==> flow/design.v <==
(* keep_hierarchy = "yes", use_dsp = "yes" *)
module cordic_final #(
    parameter WIDTH = 32,          
    parameter FRAC = 14,           
    parameter ITER = 16,           
    parameter LOG_ITER = 4,         
    parameter POST_STAGES = 5       
)
(
    input wire                    clk,
    input wire                    rst_n,        
    input wire                    start,        
    input wire signed [WIDTH-1:0] x_in,         
    input wire                    func_select,  
    output reg                    busy,         
    output reg                    done,         
    output reg signed [WIDTH:0] result       
);
    localparam signed [WIDTH-1:0] ONE_Q = (1 << FRAC);         
    localparam signed [WIDTH-1:0] ONE_Q_1 = ONE_Q >> 1;         
    localparam signed [WIDTH-1:0] K_INV_SCALED = 16'sd19784;    
    wire [5:0] shift_lut [0:ITER-1];
    wire signed [WIDTH-1:0] atanh_lut [0:ITER-1];
    reg signed [WIDTH-1:0] x_pipe [0:ITER];
    reg signed [WIDTH-1:0] y_pipe [0:ITER];
    reg signed [WIDTH-1:0] z_pipe [0:ITER];
    reg valid_pipe [0:ITER];
    reg signed [WIDTH-1:0] x_input_pipe [0:POST_STAGES-1];
    reg signed [WIDTH-1:0] y_result_pipe [0:POST_STAGES-1];
    reg func_select_pipe [0:POST_STAGES-1];
    reg valid_post_pipe [0:POST_STAGES-1];
    reg signed [2*WIDTH-1:0] x_squared_pipe [0:POST_STAGES-1];
    reg signed [2*WIDTH-1:0] coeff_term_pipe [0:POST_STAGES-1];
    reg signed [WIDTH-1:0] one_minus_approx_pipe [0:POST_STAGES-1];
    reg signed [2*WIDTH-1:0] final_product_pipe [0:POST_STAGES-1];
    reg signed [WIDTH-1:0] extracted_result_pipe [0:POST_STAGES-1];
    reg [1:0] state, next_state;
    reg [LOG_ITER:0] stage_counter;
    localparam [1:0] IDLE = 2'b00;
    localparam [1:0] PROCESS = 2'b01;
    localparam [1:0] OUTPUT = 2'b10;
    reg signed [WIDTH-1:0] x_input_stored;  
    reg                    func_select_stored;
    integer i;
    assign shift_lut[0]  = 6'd1;   assign shift_lut[1]  = 6'd2;   assign shift_lut[2]  = 6'd3;   assign shift_lut[3]  = 6'd4;
    assign shift_lut[4]  = 6'd4;   assign shift_lut[5]  = 6'd5;   assign shift_lut[6]  = 6'd6;   assign shift_lut[7]  = 6'd7;
    assign shift_lut[8]  = 6'd8;   assign shift_lut[9]  = 6'd9;   assign shift_lut[10] = 6'd10;  assign shift_lut[11] = 6'd11;
    assign shift_lut[12] = 6'd12;  assign shift_lut[13] = 6'd13;  assign shift_lut[14] = 6'd13;  assign shift_lut[15] = 6'd14;
    assign atanh_lut[0]  = 16'sd9000;   assign atanh_lut[1]  = 16'sd4185;   assign atanh_lut[2]  = 16'sd2059;   assign atanh_lut[3]  = 16'sd1025;
    assign atanh_lut[4]  = 16'sd1025;   assign atanh_lut[5]  = 16'sd512;    assign atanh_lut[6]  = 16'sd256;    assign atanh_lut[7]  = 16'sd128;
    assign atanh_lut[8]  = 16'sd64;     assign atanh_lut[9]  = 16'sd32;     assign atanh_lut[10] = 16'sd16;     assign atanh_lut[11] = 16'sd8;
    assign atanh_lut[12] = 16'sd4;      assign atanh_lut[13] = 16'sd2;      assign atanh_lut[14] = 16'sd2;      assign atanh_lut[15] = 16'sd1;
    genvar stage;
    generate 
        for (stage = 0; stage < ITER; stage = stage + 1) 
        begin : cordic_pipeline
            wire z_positive;
            wire [5:0] current_shift;
            wire signed [WIDTH-1:0] x_shifted;
            wire signed [WIDTH-1:0] y_shifted;
            wire signed [WIDTH-1:0] atanh_val;
            assign z_positive = ~z_pipe[stage][WIDTH-1];
            assign current_shift = shift_lut[stage];
            assign x_shifted = x_pipe[stage] >>> current_shift;
            assign y_shifted = y_pipe[stage] >>> current_shift;
            assign atanh_val = atanh_lut[stage];
            always @(posedge clk or negedge rst_n) begin
                if (!rst_n) begin
                    x_pipe[stage+1] <= {WIDTH{1'b0}};
                    y_pipe[stage+1] <= {WIDTH{1'b0}};
                    z_pipe[stage+1] <= {WIDTH{1'b0}};
                    valid_pipe[stage+1] <= 1'b0;
                end else begin
                    (* use_dsp = "yes" *) x_pipe[stage+1] <= z_positive ? (x_pipe[stage] + y_shifted) : (x_pipe[stage] - y_shifted);
                    (* use_dsp = "yes" *) y_pipe[stage+1] <= z_positive ? (y_pipe[stage] + x_shifted) : (y_pipe[stage] - x_shifted);
                    (* use_dsp = "yes" *) z_pipe[stage+1] <= z_positive ? (z_pipe[stage] - atanh_val) : (z_pipe[stage] + atanh_val);
                    valid_pipe[stage+1] <= valid_pipe[stage];
                end
            end
        end
    endgenerate
    always @(posedge clk or negedge rst_n) begin
        if (!rst_n) begin
            x_input_pipe[0] <= {WIDTH{1'b0}};
            y_result_pipe[0] <= {WIDTH{1'b0}};
            func_select_pipe[0] <= 1'b0;
            valid_post_pipe[0] <= 1'b0;
            x_squared_pipe[0] <= {(2*WIDTH){1'b0}};
        end else begin
            x_input_pipe[0] <= x_input_stored;
            y_result_pipe[0] <= y_pipe[ITER];
            func_select_pipe[0] <= func_select_stored;
            valid_post_pipe[0] <= valid_pipe[ITER];
            (* use_dsp = "yes" *) x_squared_pipe[0] <= $signed(x_input_stored) * $signed(x_input_stored);
        end
    end
    always @(posedge clk or negedge rst_n) begin
        if (!rst_n) begin
            x_input_pipe[1] <= {WIDTH{1'b0}};
            y_result_pipe[1] <= {WIDTH{1'b0}};
            func_select_pipe[1] <= 1'b0;
            valid_post_pipe[1] <= 1'b0;
            coeff_term_pipe[1] <= {(2*WIDTH){1'b0}};
        end else begin
            x_input_pipe[1] <= x_input_pipe[0];
            y_result_pipe[1] <= y_result_pipe[0];
            func_select_pipe[1] <= func_select_pipe[0];
            valid_post_pipe[1] <= valid_post_pipe[0];
            (* use_dsp = "yes" *) coeff_term_pipe[1] <= (x_squared_pipe[0] * 23900) >>> 30;
        end
    end
    always @(posedge clk or negedge rst_n) begin
        if (!rst_n) begin
            x_input_pipe[2] <= {WIDTH{1'b0}};
            y_result_pipe[2] <= {WIDTH{1'b0}};
            func_select_pipe[2] <= 1'b0;
            valid_post_pipe[2] <= 1'b0;
            one_minus_approx_pipe[2] <= {WIDTH{1'b0}};
        end else begin
            x_input_pipe[2] <= x_input_pipe[1];
            y_result_pipe[2] <= y_result_pipe[1];
            func_select_pipe[2] <= func_select_pipe[1];
            valid_post_pipe[2] <= valid_post_pipe[1];
            (* use_dsp = "yes" *) one_minus_approx_pipe[2] <= ONE_Q - coeff_term_pipe[1][WIDTH-1:0];
        end
    end
    always @(posedge clk or negedge rst_n) begin
        if (!rst_n) begin
            x_input_pipe[3] <= {WIDTH{1'b0}};
            y_result_pipe[3] <= {WIDTH{1'b0}};
            func_select_pipe[3] <= 1'b0;
            valid_post_pipe[3] <= 1'b0;
            final_product_pipe[3] <= {(2*WIDTH){1'b0}};
        end else begin
            x_input_pipe[3] <= x_input_pipe[2];
            y_result_pipe[3] <= y_result_pipe[2];
            func_select_pipe[3] <= func_select_pipe[2];
            valid_post_pipe[3] <= valid_post_pipe[2];
            (* use_dsp = "yes" *) final_product_pipe[3] <= $signed(y_result_pipe[2]) * $signed(one_minus_approx_pipe[2]);
        end
    end
    always @(posedge clk or negedge rst_n) begin
        if (!rst_n) begin
            x_input_pipe[4] <= {WIDTH{1'b0}};
            y_result_pipe[4] <= {WIDTH{1'b0}};
            func_select_pipe[4] <= 1'b0;
            valid_post_pipe[4] <= 1'b0;
            extracted_result_pipe[4] <= {WIDTH{1'b0}};
        end else begin
            x_input_pipe[4] <= x_input_pipe[3];
            y_result_pipe[4] <= y_result_pipe[3];
            func_select_pipe[4] <= func_select_pipe[3];
            valid_post_pipe[4] <= valid_post_pipe[3];
            (* use_dsp = "yes" *) extracted_result_pipe[4] <= final_product_pipe[3] >>> FRAC;
        end
    end
    always @(*) begin
        case (state)
            IDLE: next_state = start ? PROCESS : IDLE;
            PROCESS: next_state = (stage_counter >= ITER + POST_STAGES + 3) ? OUTPUT : PROCESS; 
            OUTPUT: next_state = IDLE;
            default: next_state = IDLE;
        endcase
    end  
    always @(posedge clk or negedge rst_n) begin
        if (!rst_n) begin
            state <= IDLE;
            busy <= 1'b0;
            done <= 1'b0;
            result <= {WIDTH{1'b0}};
            stage_counter <= {(LOG_ITER+1){1'b0}};
            x_pipe[0] <= {WIDTH{1'b0}};
            y_pipe[0] <= {WIDTH{1'b0}};
            z_pipe[0] <= {WIDTH{1'b0}};
            valid_pipe[0] <= 1'b0;
            x_input_stored <= {WIDTH{1'b0}};
            func_select_stored <= 1'b0;
        end else begin
            state <= next_state;
            done <= 1'b0;  
            case (state)
                IDLE: begin
                    busy <= 1'b0;
                    stage_counter <= {(LOG_ITER+1){1'b0}};
                    if (start) begin
                        x_pipe[0] <= K_INV_SCALED;  
                        y_pipe[0] <= {WIDTH{1'b0}}; 
                        func_select_stored <= func_select;
                        if (func_select) begin  
                            z_pipe[0] <= x_in; 
                            x_input_stored <= x_in;
                        end else begin  
                            z_pipe[0] <= $signed(x_in) >>> 1; 
                            x_input_stored <= $signed(x_in) >>> 1;
                        end
                        valid_pipe[0] <= 1'b1;
                        busy <= 1'b1;
                        stage_counter <= {(LOG_ITER+1){1'b0}};
                    end
                end
                PROCESS: begin
                    stage_counter <= stage_counter + 1'b1;
                end
                OUTPUT: begin
                    busy <= 1'b0;
                    if (valid_post_pipe[POST_STAGES-1]) begin
                        if (func_select_pipe[POST_STAGES-1]) begin
                            result <= extracted_result_pipe[POST_STAGES-1];
                        end else begin
                            result <= (extracted_result_pipe[POST_STAGES-1] + ONE_Q) >>> 1;
                        end
                        done <= 1'b1;
                    end
                end
                default: begin
                    state <= IDLE;
                end
            endcase
        end
    end
endmodule                      
== Reports on cordic_final ==
What the tools print for cordic_final, step after step.
Lines are those of the file above, counted from 1.
Cell names lack the library's common part.
A cell with n/a has no value.
Design
  top module: cordic_final
  clock: clk
  standard-cell library: sky130hd
  timing corner: tt_025C_1v80

== Elaborated design ==
Source: Yosys, flattened and elaborated. Widths are those after wreduce. Registers that Yosys merges into a memory's read port (data or address) are not register bits. Print and check cells do not count.
Word-level totals
  flip-flop bits (word level): 1846
  output and inout bits: 35
  word-level cells: 249
Cells by class
  $add $sub $neg: 92
  multiply operators: 3
  order comparisons: 1
  equality and inequality tests: 2
  muxes and demuxes: 56
  reduce/logical cells: 6
Operators by type and width (number)
  multiplier 32 x 32 -> 64 bit: 1
  multiplier 32 x 32 -> 46 bit: 1
  2-to-1 mux 32 bit: 45
  multiplier 64 x 14 -> 60 bit with constant B: 1
  adder 32 x 19 -> 32 bit: 4
  subtractor 32 x 19 -> 32 bit: 4
  adder 32 x 28 -> 32 bit: 4
  subtractor 32 x 28 -> 32 bit: 4
  adder 32 x 12 -> 32 bit with constant B: 2
  subtractor 32 x 12 -> 32 bit with constant B: 2
  adder 32 x 20 -> 32 bit: 2
  subtractor 32 x 20 -> 32 bit: 2
  adder 32 x 21 -> 32 bit: 2
  subtractor 32 x 21 -> 32 bit: 2
  adder 32 x 22 -> 32 bit: 2
  subtractor 32 x 22 -> 32 bit: 2
  adder 32 x 23 -> 32 bit: 2
  subtractor 32 x 23 -> 32 bit: 2
  adder 32 x 24 -> 32 bit: 2
  subtractor 32 x 24 -> 32 bit: 2
  adder 32 x 25 -> 32 bit: 2
  subtractor 32 x 25 -> 32 bit: 2
  adder 32 x 26 -> 32 bit: 2
  subtractor 32 x 26 -> 32 bit: 2
  adder 32 x 27 -> 32 bit: 2
  subtractor 32 x 27 -> 32 bit: 2
  adder 32 x 29 -> 32 bit: 2
  subtractor 32 x 29 -> 32 bit: 2
Not listed: further kinds 48, cells in them 56.

== Logic depth ==
Yosys ltp: most cells in a row. Word level: on the elaborated netlist, between registers, memories and ports. Mapped: between sequential cells and ports; inverters and the memories' decode and read muxes count.
Depth
  depth after elaboration: 4
  ABC_AREA: 0
  gate-level depth with buffers: 34
  gate-level depth less buffers: 33

== Netlist ==
Source: synth_stat.txt of the flow (Yosys; design flattened, memories mapped). It holds for the ABC_AREA given above (unset counts as 0); a run with the other value may have another netlist.
The area totals of this step are shown rounded.
Synthesis totals
  cells in the netlist: 19556
  chip area (Yosys): 185200 µm²
  sequential area: 43370 µm²
  mapped flip-flops: 1733
  buffer cells: 432
Cells by type
  dfrtp_1: number 1732, area in all 4.33E+04 µm²
  fa_1: number 2145, area in all 4.29E+04 µm²
  ha_1: number 1900, area in all 23772.8 µm²
  xnor2_1: number 1451, area in all 1.27E+04 µm²
  inv_1: number 2951, area in all 1.11E+04 µm²
  a21oi_1: number 1397, area in all 6.99E+03 µm²
  nand2_1: number 1436, area in all 5390.17 µm²
  nor2_1: number 1435, area in all 5.39E+03 µm²
  xor2_1: number 389, area in all 3.41E+03 µm²
  a21o_1: number 446, area in all 3.35E+03 µm²
  o21ai_0: number 593, area in all 2.97E+03 µm²
  and2_1: number 408, area in all 2.55E+03 µm²
  nor3_1: number 344, area in all 1.72E+03 µm²
  clkbuf_1: number 383, area in all 1.44E+03 µm²
  mux2i_1: number 143, area in all 1.43E+03 µm²
  o21bai_1: number 190, area in all 1.43E+03 µm²
  nor2b_1: number 221, area in all 1.38E+03 µm²
  o21a_1: number 180, area in all 1.35E+03 µm²
Not listed: further types 70, cells in them 1812.

== Path before layout ==
OpenSTA on the mapped netlist: ideal clock, no wires. The path of least setup slack (recovery checks aside). Input and output delay are each 20% of the period. Register names are those of the netlist, which keeps one name where synthesis merged equal registers.
Timing after synthesis
  path type: flip-flop to flip-flop
  from: register (no name shown)
  to: register x_squared_pipe[0][59]
  period: 12000 ps
  data arrival time: 8660 ps
  slack: 3205 ps
  path delay: 8796 ps
  driving pins on the path: 31
  synthesis period reached: 8795 ps
"path delay" = arrival - input delay + setup time.
"driving pins on the path" counts driving pins, that of a launching flip-flop among them; a cell with two outputs on the path counts twice.
"synthesis period reached" = period - worst setup slack (recovery checks aside). The figure is calculated, with input and output delays left at 20% of the set period.
Between the ends stands the longest chain of elaborated cells between them, by number of cells; it is not shown to be the way that was timed. Of several equally long chains one is given.
Each line given opens the expression or statement behind the cell; cells for indexed reads and writes are added by Yosys, which also makes memories of some case tables.
On the way, after synthesis
  cell sequence: dfrtp_1 clkbuf_1 nand2_1 inv_1 fa_1 inv_1 fa_1 inv_1 fa_1 inv_1 fa_1 inv_1 fa_1 fa_1 inv_1 fa_1 fa_1 inv_1 ha_1 clkbuf_1 nand2_1 nand2_1 a21o_1 a21oi_1 o21ai_0 a21o_1 a21oi_1 a21boi_1 or3_1 a2111oi_0 nor3_1
  length of the longest elaborated chain: 1
  elaborated cells on any way between the ends: 1
  those cells by class: 1 x mul
RTL lines, path after synthesis
  multiplier 32 x 32 -> 64 bit: RTL line 94  | (* use_dsp = "yes" *) x_squared_pipe[0] <= $signed(x_input_stored) * $signed(x_input_stored);
  end: assignment: RTL line 88  | x_squared_pipe[0] <= {(2*WIDTH){1'b0}};
  end: assignment: RTL line 94
  end: declaration: RTL line 32  | reg signed [2*WIDTH-1:0] x_squared_pipe [0:POST_STAGES-1];

== Worst path after layout ==
From the final timing report of run 1: the path of least setup slack in the routed layout; clock arrival at registers is part of the times.
The report prints the path's times to 10 ps; the period is as set.
Timing after layout
  path type: flip-flop to flip-flop
  from: register (no name shown)
  to: register x_squared_pipe[0][59]
  period: 12000 ps
  data arrival time: 10500 ps
  slack: 2270 ps
  driving pins on the path: 28
Between the ends stands the longest chain of elaborated cells between them, by number of cells; it is not shown to be the way that was timed. Of several equally long chains one is given.
On the way, after layout
  cell sequence: dfrtp_2 ha_1 fa_1 inv_1 fa_1 inv_1 fa_1 inv_1 fa_2 inv_1 fa_1 fa_1 inv_1 fa_1 fa_1 inv_1 ha_1 nand2_1 nand2_1 a21o_1 a21oi_1 o21ai_0 a21o_1 a21oi_1 a21boi_1 or3_1 a2111oi_0 nor3_1
  length of the longest elaborated chain: 1
  elaborated cells on any way between the ends: 1
  those cells by class: 1 x mul
RTL lines, path after layout
  multiplier 32 x 32 -> 64 bit: RTL line 94  | (* use_dsp = "yes" *) x_squared_pipe[0] <= $signed(x_input_stored) * $signed(x_input_stored);
  end: assignment: RTL line 88  | x_squared_pipe[0] <= {(2*WIDTH){1'b0}};
  end: assignment: RTL line 94
  end: declaration: RTL line 32  | reg signed [2*WIDTH-1:0] x_squared_pipe [0:POST_STAGES-1];

Wiki page: cordic_final / flow data

Measured data: module cordic_final, platform sky130hd, 4 stored runs of the flow under differing settings, order arbitrary. Input and output delays are each 20% of the period that was set; the output load is 0.01 pF.
"achieved clock period": clock period set for the run, less the worst setup slack. It is reckoned from that one timing run; input and output delays stay at 20% of the period that was set.
"worst setup path time" means the part of the period allowed to the worst setup path (the constraints hold back 20% at inputs and 20% at outputs) less its slack; where the path has registers, the arrival times of their clocks count too.
"worst setup path time" is known to 10 ps.
The results are shown rounded.
[run 1] settings: CELL_PAD_IN_SITES_DETAIL_PLACEMENT=2, CELL_PAD_IN_SITES_GLOBAL_PLACEMENT=3, CORE_UTILIZATION=21, CTS_CLUSTER_DIAMETER=171, GPL_ROUTABILITY_DRIVEN=0, HOLD_SLACK_MARGIN=0.23, MAX_ROUTING_LAYER=met5, SETUP_SLACK_MARGIN=1.54, period_ns=12.0, CAP_MARGIN=20, CORE_MARGIN=2, SLEW_MARGIN=20
[run 1] result: chip area after synthesis (Yosys) 185200 µm², die area 889500 µm², standard-cell area of the final layout 208700 µm², utilization 0.237, worst setup slack after layout 2267 ps, total negative slack 0 ps, worst hold slack 285 ps, achieved clock period 9733 ps, worst setup path time 9730 ps, worst setup path kind flip-flop to flip-flop
[run 2] settings: ABC_AREA=1, CAP_MARGIN=35, CORE_ASPECT_RATIO=1.34, CORE_UTILIZATION=40, HOLD_SLACK_MARGIN=0.02, SETUP_SLACK_MARGIN=1.81, SLEW_MARGIN=5, period_ns=12.0, CORE_MARGIN=2
[run 2] result: chip area after synthesis (Yosys) 205700 µm², die area 520000 µm², standard-cell area of the final layout 222100 µm², utilization 0.434, worst setup slack after layout 3461 ps, total negative slack 0 ps, worst hold slack 332 ps, achieved clock period 8539 ps, worst setup path time 8540 ps, worst setup path kind flip-flop to flip-flop
[run 3] settings: ABC_AREA=0, CAP_MARGIN=25, CORE_UTILIZATION=33, CTS_CLUSTER_SIZE=44, GPL_ROUTABILITY_DRIVEN=0, MIN_ROUTING_LAYER=met1, PLACE_DENSITY_LB_ADDON=0.19, SLEW_MARGIN=35, TNS_END_PERCENT=40, period_ns=12.2, CORE_MARGIN=2
[run 3] result: chip area after synthesis (Yosys) 185200 µm², die area 567200 µm², standard-cell area of the final layout 202900 µm², utilization 0.362, worst setup slack after layout 2072 ps, total negative slack 0 ps, worst hold slack 327 ps, achieved clock period 10128 ps, worst setup path time 10130 ps, worst setup path kind flip-flop to flip-flop
[run 4] settings: CORE_UTILIZATION=40, SETUP_SLACK_MARGIN=0.09, period_ns=10.1, CAP_MARGIN=20, CORE_MARGIN=2, SLEW_MARGIN=20
[run 4] result: chip area after synthesis (Yosys) 185200 µm², die area 468500 µm², standard-cell area of the final layout 200800 µm², utilization 0.436, worst setup slack after layout 975 ps, total negative slack 0 ps, worst hold slack 287 ps, achieved clock period 9125 ps, worst setup path time 9130 ps, worst setup path kind flip-flop to flip-flop
